==> flow/design.v <==
package cordic_pkg;
    localparam int XY_W = 16;
    localparam int ANGLE_W = 32;
    localparam int MAX_ITER = 32;  
    localparam logic signed [31:0] ANG_PI = 32'sh8000_0000;
    localparam logic signed [31:0] ANG_PI_2 = 32'sh4000_0000;
    localparam logic signed [15:0] KINV_Q15 = 16'sd19898;  
    localparam int KINV_SHIFT = 15;
    localparam real PI = 3.14159265358979323846;
    function automatic logic signed [MAX_ITER-1:0] atan_lut(input int unsigned idx);
        case (idx)
          0: atan_lut = 32'sh2000_0000;
          1: atan_lut = 32'sh12E4_051D;
          2: atan_lut = 32'sh09FB_385B;
          3: atan_lut = 32'sh0511_11D4;
          4: atan_lut = 32'sh028B_0D43;
          5: atan_lut = 32'sh0145_77E1;
          6: atan_lut = 32'sh00A2_EC1E;
          7: atan_lut = 32'sh0051_F155;
          8: atan_lut = 32'sh0028_F953;
          9: atan_lut = 32'sh0014_7E6E;
          10: atan_lut = 32'sh000A_7CC8;
          11: atan_lut = 32'sh0005_3E64;
          12: atan_lut = 32'sh0002_9F32;
          13: atan_lut = 32'sh0001_4F99;
          14: atan_lut = 32'sh0000_A7CC;
          15: atan_lut = 32'sh0000_53E6;
          default: atan_lut = 32'sd0;
        endcase
    endfunction
endpackage
module cordic_stage #(
    parameter int XYI = 19,
    parameter int ANGLE_W = 32,
    parameter int I = 0,
    parameter logic MODE = 1'b0  
)(
    input logic clk,
    input logic rst_n,
    input logic ce,
    input logic signed [XYI:0] x_in,
    input logic signed [XYI:0] y_in,
    input logic signed [ANGLE_W-1:0] z_in,
    output logic signed [XYI:0] x_out,
    output logic signed [XYI:0] y_out,
    output logic signed [ANGLE_W-1:0] z_out
);
    typedef enum logic {MODE_ROT = 1'b0, MODE_VEC = 1'b1} cordic_mode_e;
    logic signed [XYI:0] x_shr;
    logic signed [XYI:0] y_shr;
    logic signed [ANGLE_W-1:0] atan_i;
    logic dir;
    always_comb begin
        x_shr = x_in >>> I;
        y_shr = y_in >>> I;
        atan_i = $signed(cordic_pkg::atan_lut(I));
        dir = (MODE == MODE_ROT) ? z_in[ANGLE_W-1] : y_in[XYI];
    end
    always_ff @(posedge clk or negedge rst_n) begin
        if (!rst_n) begin
            x_out <= '0;
            y_out <= '0;
            z_out <= '0;
        end else if (ce) begin
            if (MODE == MODE_ROT) begin
                x_out <= dir ? (x_in + y_shr) : (x_in - y_shr);
                y_out <= dir ? (y_in - x_shr) : (y_in + x_shr);
                z_out <= dir ? (z_in + atan_i) : (z_in - atan_i);
            end else begin
                x_out <= dir ? (x_in - y_shr) : (x_in + y_shr);
                y_out <= dir ? (y_in + x_shr) : (y_in - x_shr);
                z_out <= dir ? (z_in - atan_i) : (z_in + atan_i);
            end
        end
      end
endmodule
module cordic_preproc #(
  parameter int XY_W = 16,
  parameter int XYI = 19,
  parameter int ANGLE_W = 32
)(
  input logic clk,
  input logic rst_n,
  input logic ce,
  input logic load,
  input logic signed [XY_W-1:0] x_in,
  input logic signed [XY_W-1:0] y_in,
  input logic [ANGLE_W-1:0] angle_in,
  output logic signed [XYI:0] x0,
  output logic signed [XYI:0] y0,
  output logic signed [ANGLE_W-1:0] z0
);
  logic signed [ANGLE_W-1:0] ang_s;
  logic [1:0] quadrant;
  logic signed [XYI:0] x_ext, y_ext;
  always_comb begin
    ang_s = $signed(angle_in);
    quadrant = ang_s[ANGLE_W-1 -: 2];
    x_ext = {{(XYI-XY_W+1){x_in[XY_W-1]}}, x_in};
    y_ext = {{(XYI-XY_W+1){y_in[XY_W-1]}}, y_in};
  end
  always_ff @(posedge clk or negedge rst_n) begin
    if (!rst_n) begin
      x0 <= '0;
      y0 <= '0;
      z0 <= '0;
    end else if (ce) begin
      if (load) begin
        unique case (quadrant)
          2'b00, 2'b11: begin
            x0 <= x_ext;
            y0 <= y_ext;
            z0 <= ang_s;
          end
          2'b01: begin
            x0 <= -y_ext;
            y0 <= x_ext;
            z0 <= ang_s - $signed(cordic_pkg::ANG_PI_2);
          end
          2'b10: begin
            x0 <= y_ext;
            y0 <= -x_ext;
            z0 <= ang_s + $signed(cordic_pkg::ANG_PI_2);
          end
        endcase
      end
    end
  end
endmodule
module cordic_rotator #(
    parameter int XY_W = 16,
    parameter int ANGLE_W = 32,
    parameter int ITER = 16,
    parameter int GUARD = 3,
    parameter int GAIN_COMP = 0
)(
    input logic clk,
    input logic rst_n,
    input logic in_valid,
    output logic in_ready,
    input logic signed [XY_W-1:0] x_start,
    input logic signed [XY_W-1:0] y_start,
    input logic signed [ANGLE_W-1:0] angle,
    output logic out_valid,
    input logic out_ready,
    output logic signed [XY_W-1:0] cosine,
    output logic signed [XY_W-1:0] sine
);
    logic stall;
    logic accept;
    assign stall = out_valid && !out_ready;
    assign in_ready = !stall;
    assign accept = in_valid && in_ready;
    logic [ITER:0] vld;
    always_ff @(posedge clk or negedge rst_n) begin
        if (!rst_n) begin
            vld <= '0;
        end else if (!stall) begin
            vld <= {vld[ITER-1:0], accept};
        end
    end
    assign out_valid = vld[ITER];
    localparam int XYI = XY_W + GUARD;
    logic signed [XYI:0] x0;
    logic signed [XYI:0] y0;
    logic signed [ANGLE_W-1:0] z0;
    cordic_preproc #(
        .XY_W(XY_W),
        .XYI(XYI),
        .ANGLE_W(ANGLE_W)
    ) u_preproc (
        .clk(clk),
        .rst_n(rst_n),
        .ce(!stall),
        .load(accept),
        .x_in(x_start),
        .y_in(y_start),
        .angle_in(angle),
        .x0(x0),
        .y0(y0),
        .z0(z0)
    );
    logic signed [XYI:0] x_pipe [0:ITER];
    logic signed [XYI:0] y_pipe [0:ITER];
    logic signed [ANGLE_W-1:0] z_pipe [0:ITER];
    assign x_pipe[0] = x0;
    assign y_pipe[0] = y0;
    assign z_pipe[0] = z0;
    genvar i;
    generate
        for (i = 0; i < ITER; i++) begin : STG
            cordic_stage #(
                .XYI(XYI),
                .ANGLE_W(ANGLE_W),
                .I(i),
                .MODE(1'b0) 
            ) u_stage (
                .clk(clk),
                .rst_n(rst_n),
                .ce(!stall),
                .x_in(x_pipe[i]),
                .y_in(y_pipe[i]),
                .z_in(z_pipe[i]),
                .x_out(x_pipe[i+1]),
                .y_out(y_pipe[i+1]),
                .z_out(z_pipe[i+1])
            );
         end
    endgenerate
    logic signed [XYI:0] cos_raw, sin_raw;
    assign cos_raw = x_pipe[ITER];
    assign sin_raw = y_pipe[ITER];
    localparam int MULT_W = (XYI+1) + 16;
    logic signed [MULT_W-1:0] cos_prod, sin_prod;
    logic signed [XYI:0] cos_sc, sin_sc;
    always_comb begin
        cos_prod = $signed(cos_raw) * $signed(cordic_pkg::KINV_Q15);
        sin_prod = $signed(sin_raw) * $signed(cordic_pkg::KINV_Q15);
        cos_sc = $signed(cos_prod >>> cordic_pkg::KINV_SHIFT);
        sin_sc = $signed(sin_prod >>> cordic_pkg::KINV_SHIFT);
    end
    logic signed [XYI:0] cos_sel, sin_sel;
    always_comb begin
      if (GAIN_COMP) begin
        cos_sel = cos_sc;
        sin_sel = sin_sc;
      end else begin
        cos_sel = cos_raw;
        sin_sel = sin_raw;
      end
    end
    assign cosine = cos_sel[XY_W-1:0];
    assign sine = sin_sel[XY_W-1:0];
endmodule
module cordic_rot_top (
    input logic clk,
    input logic rst_n,
    input logic in_valid,
    output logic in_ready,
    input logic signed [15:0] x_start,
    input logic signed [15:0] y_start,
    input logic signed [31:0] angle,
    output logic out_valid,
    input logic out_ready,
    output logic signed [15:0] cosine,
    output logic signed [15:0] sine
);
    cordic_rotator #(
        .XY_W(16),
        .ANGLE_W(32),
        .ITER(16),
        .GUARD(3),
        .GAIN_COMP(1)
    ) u_rot (
        .clk(clk),
        .rst_n(rst_n),
        .in_valid(in_valid),
        .in_ready(in_ready),
        .x_start(x_start),
        .y_start(y_start),
        .angle(angle),
        .out_valid(out_valid),
        .out_ready(out_ready),
        .cosine(cosine),
        .sine(sine)
    );
endmodule
# --- From RTL to reports: cordic_rot_top ---
# Module cordic_rot_top before and after one edit of its RTL, step after step.
# Lines under "before" count in the file above, lines under "after" in the edited file.
# "change": "after" minus "before" as printed here. "rel_change_pct": 100 x difference / "before".
# Operators carry their Yosys type and port widths (W data, S select, Z words).
# Cell names lack the library's common part.
design:
  top: "cordic_rot_top"
  clock: "clk"
  lib: "sky130hd"
  corner: "tt_025C_1v80"

# --- The edit ---
# The edit as a unified diff against the file above.
# This change comes from a script, not from a designer. No optimisation was intended, and the edited design may behave differently.
# begin of diff
@@ -250,5 +250,5 @@
         .ANGLE_W(32),
         .ITER(16),
-        .GUARD(3),
+        .GUARD(4),
         .GAIN_COMP(1)
     ) u_rot (
# end of diff

# --- Word-level counts ---
# Source: Yosys, flattened and elaborated. Widths are those after wreduce. Registers that Yosys merges into a memory's read port (data or address) are not register bits. Print and check cells do not count. Equal cells are merged and count once.
word_totals:
  columns: ["item", "before", "after", "change", "rel_change_pct"]
  rows:
  - ["register_bits", 1209, 1243, 34, 2.81]
  - ["inputBits", 68, 68, 0, 0.00]
  - ["out_inout_bits", 34, 34, 0, 0.00]
  - ["elab_cells", 211, 211, 0, 0.00]
op_classes:
  columns: ["item", "before", "after", "change", "rel_change_pct"]
  rows:
  - ["add_sub_neg", 97, 97, 0, 0.00]
  - ["mul", 2, 2, 0, 0.00]
  - ["eq_ne", 3, 3, 0, 0.00]
  - ["muxes", 50, 50, 0, 0.00]
  - ["bitwise", 1, 1, 0, 0.00]
  - ["reduce_logical", 7, 7, 0, 0.00]
ops:
  columns: ["op", "before", "after", "change", "rel_change_pct"]
  rows:
  - ["$mux W20", 32, 0, -32, -100.00]
  - ["$mux W21", 0, 32, 32, null]
  - ["$add A20 B10 Y20", 2, 0, -2, -100.00]
  - ["$add A20 B11 Y20", 2, 0, -2, -100.00]
  - ["$add A20 B12 Y20", 2, 0, -2, -100.00]
  - ["$add A20 B13 Y20", 2, 0, -2, -100.00]
  - ["$add A20 B14 Y20", 2, 0, -2, -100.00]
  - ["$add A20 B15 Y20", 2, 0, -2, -100.00]
  - ["$add A20 B16 Y20", 2, 0, -2, -100.00]
  - ["$add A20 B17 Y20", 2, 0, -2, -100.00]
  - ["$add A20 B18 Y20", 2, 0, -2, -100.00]
  - ["$add A20 B19 Y20", 2, 0, -2, -100.00]
  - ["$add A20 B5 Y20", 2, 0, -2, -100.00]
  - ["$add A20 B6 Y20", 2, 0, -2, -100.00]
  - ["$add A20 B7 Y20", 2, 0, -2, -100.00]
  - ["$add A20 B8 Y20", 2, 0, -2, -100.00]
  - ["$add A20 B9 Y20", 2, 0, -2, -100.00]
  - ["$mul A20 B15 Y30 const B", 2, 0, -2, -100.00]
  - ["$neg A16 Y20", 2, 0, -2, -100.00]
  - ["$pmux W20 S3", 2, 0, -2, -100.00]
  - ["$sub A20 B10 Y20", 2, 0, -2, -100.00]
  - ["$sub A20 B11 Y20", 2, 0, -2, -100.00]
  - ["$sub A20 B12 Y20", 2, 0, -2, -100.00]
  - ["$sub A20 B13 Y20", 2, 0, -2, -100.00]
  - ["$sub A20 B14 Y20", 2, 0, -2, -100.00]
  - ["$sub A20 B15 Y20", 2, 0, -2, -100.00]
  - ["$sub A20 B16 Y20", 2, 0, -2, -100.00]
  - ["$sub A20 B17 Y20", 2, 0, -2, -100.00]
# The list need not be complete.

# --- Logic depth ---
# Longest topological path by Yosys (ltp), each cell counted once; first at word level (registers and memories cut), then after technology mapping (sequential cells cut; the memories' decode and read muxes count).
logic_depth:
  columns: ["item", "before", "after", "change", "rel_change_pct"]
  rows:
  - ["ltp_word", 5, 5, 0, 0.00]
  - ["ABC_AREA", "0", "0", null, null]
  - ["depth_mapped", 23, 22, -1, -4.35]
  - ["mapped_depth_nobuf", 23, 22, -1, -4.35]

# --- Synthesis result ---
# The flow's flattened synthesis, as Yosys stat reports it; memories are mapped. The netlist is that of the ABC_AREA named above (0 if unset); the other value can give another one.
mapped:
  columns: ["item", "before", "after", "change", "rel_change_pct"]
  rows:
  - ["mapped_cells", 12675, 13260, 585, 4.62]
  - ["mapped_area_um2", 106246.9, 111076.5, 4829.6, 4.55]
  - ["seq_area_um2", 29403.2, 30254.0, 850.8, 2.89]
  - ["ff_cells", 1175, 1209, 34, 2.89]
  - ["buffers", 371, 401, 30, 8.09]
by_type:
  columns: ["cell_type", "before", "after", "change", "rel_change_pct"]
  rows:
  - ["nor2_1", 1210, 1309, 99, 8.18]
  - ["nor3_1", 303, 366, 63, 20.79]
  - ["xor2_1", 509, 559, 50, 9.82]
  - ["a21o_1", 336, 376, 40, 11.90]
  - ["nor2b_1", 124, 86, -38, -30.65]
  - ["nor3b_1", 14, 51, 37, 264.29]
  - ["o21ai_0", 911, 876, -35, -3.84]
  - ["dfrtp_1", 1175, 1209, 34, 2.89]
  - ["or3_1", 76, 106, 30, 39.47]
  - ["and2_1", 30, 58, 28, 93.33]
  - ["mux2_2", 41, 67, 26, 63.41]
  - ["a21oi_1", 1421, 1446, 25, 1.76]
  - ["xnor2_1", 709, 684, -25, -3.53]
  - ["o21a_1", 127, 152, 25, 19.69]
  - ["or4_1", 43, 19, -24, -55.81]
  - ["ha_1", 1362, 1385, 23, 1.69]
  - ["clkbuf_1", 341, 364, 23, 6.74]
  - ["o31ai_1", 118, 139, 21, 17.80]
# The list need not be complete.
# By module: a second synthesis without flattening, with its own total; a netlist apart from the flattened one above.
unflattened:
  columns: ["item", "before", "after", "change", "rel_change_pct"]
  rows:
  - ["cells_unflattened", 13904, 14502, 598, 4.30]
  - ["hier_area_um2", 122764.0, 128172.9, 5408.9, 4.41]
# Rows give one instance, submodules left out.
by_module_before:
  columns: ["module", "instances", "cells", "mod_area_um2", "mod_seq_area_um2"]
  rows:
  - ["cordic_rotator", 1, 1154, 11464.7, 425.4]
  - ["cordic_stage", 1, 837, 7128.1, 1801.7]
  - ["cordic_stage", 1, 827, 7084.3, 1801.7]
  - ["cordic_stage", 1, 809, 7045.5, 1801.7]
  - ["cordic_stage", 1, 809, 7006.7, 1801.7]
  - ["cordic_stage", 1, 810, 6934.2, 1801.7]
  - ["cordic_stage", 1, 827, 6874.1, 1801.7]
  - ["cordic_stage", 1, 790, 6804.0, 1801.7]
  - ["cordic_stage", 1, 770, 6780.3, 1801.7]
  - ["cordic_stage", 1, 783, 6761.5, 1801.7]
  - ["cordic_stage", 1, 744, 6723.9, 1801.7]
  - ["cordic_stage", 1, 784, 6691.4, 1801.7]
  - ["cordic_stage", 1, 749, 6607.6, 1801.7]
  - ["cordic_stage", 1, 713, 6471.2, 1801.7]
# before: Modules not listed: 5.
by_module_after:
  columns: ["module", "instances", "cells", "mod_area_um2", "mod_seq_area_um2"]
  rows:
  - ["cordic_rotator", 1, 1110, 11413.4, 425.4]
  - ["cordic_stage", 1, 872, 7479.7, 1851.8]
  - ["cordic_stage", 1, 865, 7393.3, 1851.8]
  - ["cordic_stage", 1, 836, 7229.4, 1851.8]
  - ["cordic_stage", 1, 835, 7201.9, 1851.8]
  - ["cordic_stage", 1, 826, 7154.4, 1851.8]
  - ["cordic_stage", 1, 837, 7128.1, 1851.8]
  - ["cordic_stage", 1, 830, 7115.6, 1851.8]
  - ["cordic_stage", 1, 806, 7079.3, 1851.8]
  - ["cordic_stage", 1, 784, 7064.3, 1851.8]
  - ["cordic_stage", 1, 816, 7016.7, 1851.8]
  - ["cordic_stage", 1, 789, 6986.7, 1851.8]
  - ["cordic_stage", 1, 784, 6950.4, 1851.8]
  - ["cordic_stage", 1, 756, 6922.9, 1851.8]
# after: Modules not listed: 5.

# --- Worst setup path after synthesis ---
# Source: OpenSTA report_checks on the synthesized netlist (no wires, ideal clock, input and output delay 20% of the period each), path of least setup slack; recovery checks are left aside. Register names are those of the netlist, which keeps one name where synthesis merged equal registers.
synth_timing:
  columns: ["item", "before", "after", "change", "rel_change_pct"]
  rows:
  - ["path_type", "register -> output", "register -> output", null, null]
  - ["from", "register u_rot.STG[15].u_stage.x_out[5]", "register u_rot.STG[15].u_stage.x_out[9]", null, null]
  - ["to", "output port cosine[15]", "output port cosine[15]", null, null]
  - ["clock_period_ps", 8500, 8500, 0, 0.00]
  - ["out_delay_ps", 1700, 1700, 0, 0.00]
  - ["launch_ps", 0, 0, 0, null]
  - ["arrival_time_ps", 5810, 5897, 87, 1.50]
  - ["required_ps", 6800, 6800, 0, 0.00]
  - ["path_slack_ps", 990, 903, -87, null]
  - ["delay_ps", 5810, 5897, 87, 1.50]
  - ["stages", 24, 22, -2, -8.33]
  - ["path_buffers", 0, 0, 0, null]
  - ["synth_period_reached_ps", 7510, 7597, 87, 1.16]
# "delay_ps" is the arrival time less input delay plus setup time.
# A path that ends at an output port has no setup time.
# "stages" counts driving pins, that of a launching flip-flop among them; a cell with two outputs on the path counts twice.
# "synth_period_reached_ps" is the clock period less the worst setup slack; recovery checks do not enter. This is arithmetic on one report: input and output delays are still those of the set period (20% each).
# The rows between start and end are the longest chain of elaborated cells between them; the timing report does not say that the signal goes this way. Where chains are equally long, one stands for them.
# A line is the first line of the expression or statement that the cell stems from. Yosys adds cells for indexed reads and writes and turns some case tables into memories.
# A register here has more assigning lines than the two given.
synth_via_before:
  path_cell_list: "dfrtp_1 ha_1 xor2_1 ha_1 a21oi_1 fa_1 fa_1 inv_1 fa_1 inv_1 fa_1 inv_1 ha_1 a21o_1 a21o_1 a21oi_1 o21ai_0 inv_1 a21oi_1 o41ai_1 o211ai_1 o41ai_1 o21ba_2 xnor2_1"
  elab_chain_len: 1
  cone_cells: 1
  lines_between: 1
  classes_between: "1 x mul"
synth_lines_before:
  columns: ["item", "line", "source"]
  rows:
  - ["from (decl)", 44, "output logic signed [XYI:0] x_out,"]
  - ["from (assign)", 66, "x_out <= dir ? (x_in + y_shr) : (x_in - y_shr);"]
  - ["from (assign)", 70, "x_out <= dir ? (x_in - y_shr) : (x_in + y_shr);"]
  - ["$mul A20 B15 Y30", 217, "cos_prod = $signed(cos_raw) * $signed(cordic_pkg::KINV_Q15);"]
  - ["to (decl)", 245, "output logic signed [15:0] cosine,"]
synth_via_after:
  path_cell_list: "dfrtp_1 ha_1 xor2_1 ha_1 a21o_1 fa_1 fa_1 fa_1 inv_1 fa_1 inv_1 ha_1 a21o_1 a21o_1 a21o_1 or3_1 o221ai_1 o22ai_1 o41ai_2 o21ai_0 o41ai_1 xnor2_1"
  elab_chain_len: 1
  cone_cells: 1
  lines_between: 1
  classes_between: "1 x mul"
synth_lines_after:
  columns: ["item", "line", "source"]
  rows:
  - ["from (decl)", 44, "output logic signed [XYI:0] x_out,"]
  - ["from (assign)", 66, "x_out <= dir ? (x_in + y_shr) : (x_in - y_shr);"]
  - ["from (assign)", 70, "x_out <= dir ? (x_in - y_shr) : (x_in + y_shr);"]
  - ["$mul A21 B15 Y30", 217, "cos_prod = $signed(cos_raw) * $signed(cordic_pkg::KINV_Q15);"]
  - ["to (decl)", 245, "output logic signed [15:0] cosine,"]

# --- Path in the finished layout ---
# From the final timing report of the runs of pair A: the path of least setup slack in the routed layout; clock arrival at registers is part of the times.
# The path's times are printed in steps of 10 ps; the period is the one set.
layout_timing:
  columns: ["item", "before", "after", "change", "rel_change_pct"]
  rows:
  - ["path_type", "register -> output", "register -> output", null, null]
  - ["from", "register u_rot.STG[15].u_stage.x_out[9]", "register u_rot.STG[15].u_stage.x_out[8]", null, null]
  - ["to", "output port cosine[15]", "output port cosine[14]", null, null]
  - ["clock_period_ps", 8500, 8500, 0, 0.00]
  - ["out_delay_ps", 1700, 1700, 0, 0.00]
  - ["launch_ps", 800, 770, -30, -3.75]
  - ["arrival_time_ps", 6660, 6640, -20, -0.30]
  - ["required_ps", 6800, 6800, 0, 0.00]
  - ["path_slack_ps", 140, 160, 20, null]
  - ["stages", 28, 26, -2, -7.14]
  - ["path_buffers", 5, 4, -1, -20.00]
# The rows between start and end are the longest chain of elaborated cells between them; the timing report does not say that the signal goes this way. Where chains are equally long, one stands for them.
# A register here has more assigning lines than the two given.
layout_via_before:
  path_cell_list: "dfrtp_2 buf_6 ha_4 xor2_2 ha_2 a21o_1 fa_1 fa_2 fa_1 inv_1 fa_1 inv_2 ha_4 a21o_1 a21o_1 a21oi_2 o21ai_2 inv_2 a21oi_4 o41ai_2 buf_4 o211ai_1 buf_4 o41ai_4 buf_4 o21ba_4 xnor2_2 buf_2"
  elab_chain_len: 1
  cone_cells: 1
  lines_between: 1
  classes_between: "1 x mul"
layout_lines_before:
  columns: ["item", "line", "source"]
  rows:
  - ["from (decl)", 44, "output logic signed [XYI:0] x_out,"]
  - ["from (assign)", 66, "x_out <= dir ? (x_in + y_shr) : (x_in - y_shr);"]
  - ["from (assign)", 70, "x_out <= dir ? (x_in - y_shr) : (x_in + y_shr);"]
  - ["$mul A20 B15 Y30", 217, "cos_prod = $signed(cos_raw) * $signed(cordic_pkg::KINV_Q15);"]
  - ["to (decl)", 245, "output logic signed [15:0] cosine,"]
layout_via_after:
  path_cell_list: "dfrtp_2 buf_12 ha_4 xor2_2 ha_2 a21o_1 fa_1 fa_2 fa_1 inv_1 fa_2 inv_2 ha_4 a21o_1 a21o_1 a21o_1 or3_1 o221ai_2 o22ai_2 o41ai_4 buf_4 buf_4 o211ai_1 a21oi_2 xnor2_1 buf_2"
  elab_chain_len: 1
  cone_cells: 1
  lines_between: 1
  classes_between: "1 x mul"
layout_lines_after:
  columns: ["item", "line", "source"]
  rows:
  - ["from (decl)", 44, "output logic signed [XYI:0] x_out,"]
  - ["from (assign)", 66, "x_out <= dir ? (x_in + y_shr) : (x_in - y_shr);"]
  - ["from (assign)", 70, "x_out <= dir ? (x_in - y_shr) : (x_in + y_shr);"]
  - ["$mul A21 B15 Y30", 217, "cos_prod = $signed(cos_raw) * $signed(cordic_pkg::KINV_Q15);"]
  - ["to (decl)", 245, "output logic signed [15:0] cosine,"]

# --- Layout results ---
# Runs of the flow (Yosys, OpenROAD) on both versions; the two runs of a pair have the same settings. The constraints put input and output delay at 20% of the set period each and load the outputs with 0.01 pF.
settings_pair_A:
  period_ns: 8.5
  CAP_MARGIN: 20
  CORE_MARGIN: 2
  CORE_UTILIZATION: 40
  SLEW_MARGIN: 20
results_pair_A:
  columns: ["item", "before", "after", "change", "rel_change_pct"]
  rows:
  - ["yosys_chip_area_um2", 106246.9, 111076.5, 4829.6, 4.55]
  - ["dieArea_um2", 269756.0, 281924.0, 12168.0, 4.51]
  - ["final_stdcell_area_um2", 116992.0, 122444.0, 5452.0, 4.66]
  - ["fin_util_pct", 44.2, 44.3, 0.1, null]
  - ["ws_setup_ps", 136, 158, 22, null]
  - ["timing.setup.tns_ps", 0, 0, 0, null]
  - ["hold_worst_slack_ps", 466, 463, -3, null]
  - ["clock_period_reached_ps", 8364, 8342, -22, -0.26]
settings_pair_B:
  CAP_MARGIN: 5
  CELL_PAD_IN_SITES_GLOBAL_PLACEMENT: 3
  CORE_ASPECT_RATIO: 0.98
  CORE_UTILIZATION: 32
  CTS_CLUSTER_DIAMETER: 330
  MIN_ROUTING_LAYER: "met1"
  PLACE_DENSITY_LB_ADDON: 0.07
  SLEW_MARGIN: 20
  TNS_END_PERCENT: 75
  period_ns: 10.6
  CORE_MARGIN: 2
results_pair_B:
  columns: ["item", "before", "after", "change", "rel_change_pct"]
  rows:
  - ["yosys_chip_area_um2", 106246.9, 111076.5, 4829.6, 4.55]
  - ["dieArea_um2", 336647.0, 351842.0, 15195.0, 4.51]
  - ["final_stdcell_area_um2", 117827.0, 122818.0, 4991.0, 4.24]
  - ["fin_util_pct", 35.6, 35.5, -0.1, null]
  - ["ws_setup_ps", 548, 523, -25, null]
  - ["timing.setup.tns_ps", 0, 0, 0, null]
  - ["hold_worst_slack_ps", 467, 465, -2, null]
  - ["clock_period_reached_ps", 10052, 10077, 25, 0.25]
# "clock_period_reached_ps" = clock period - worst setup slack. The figure is calculated, with input and output delays left at 20% of the set period.
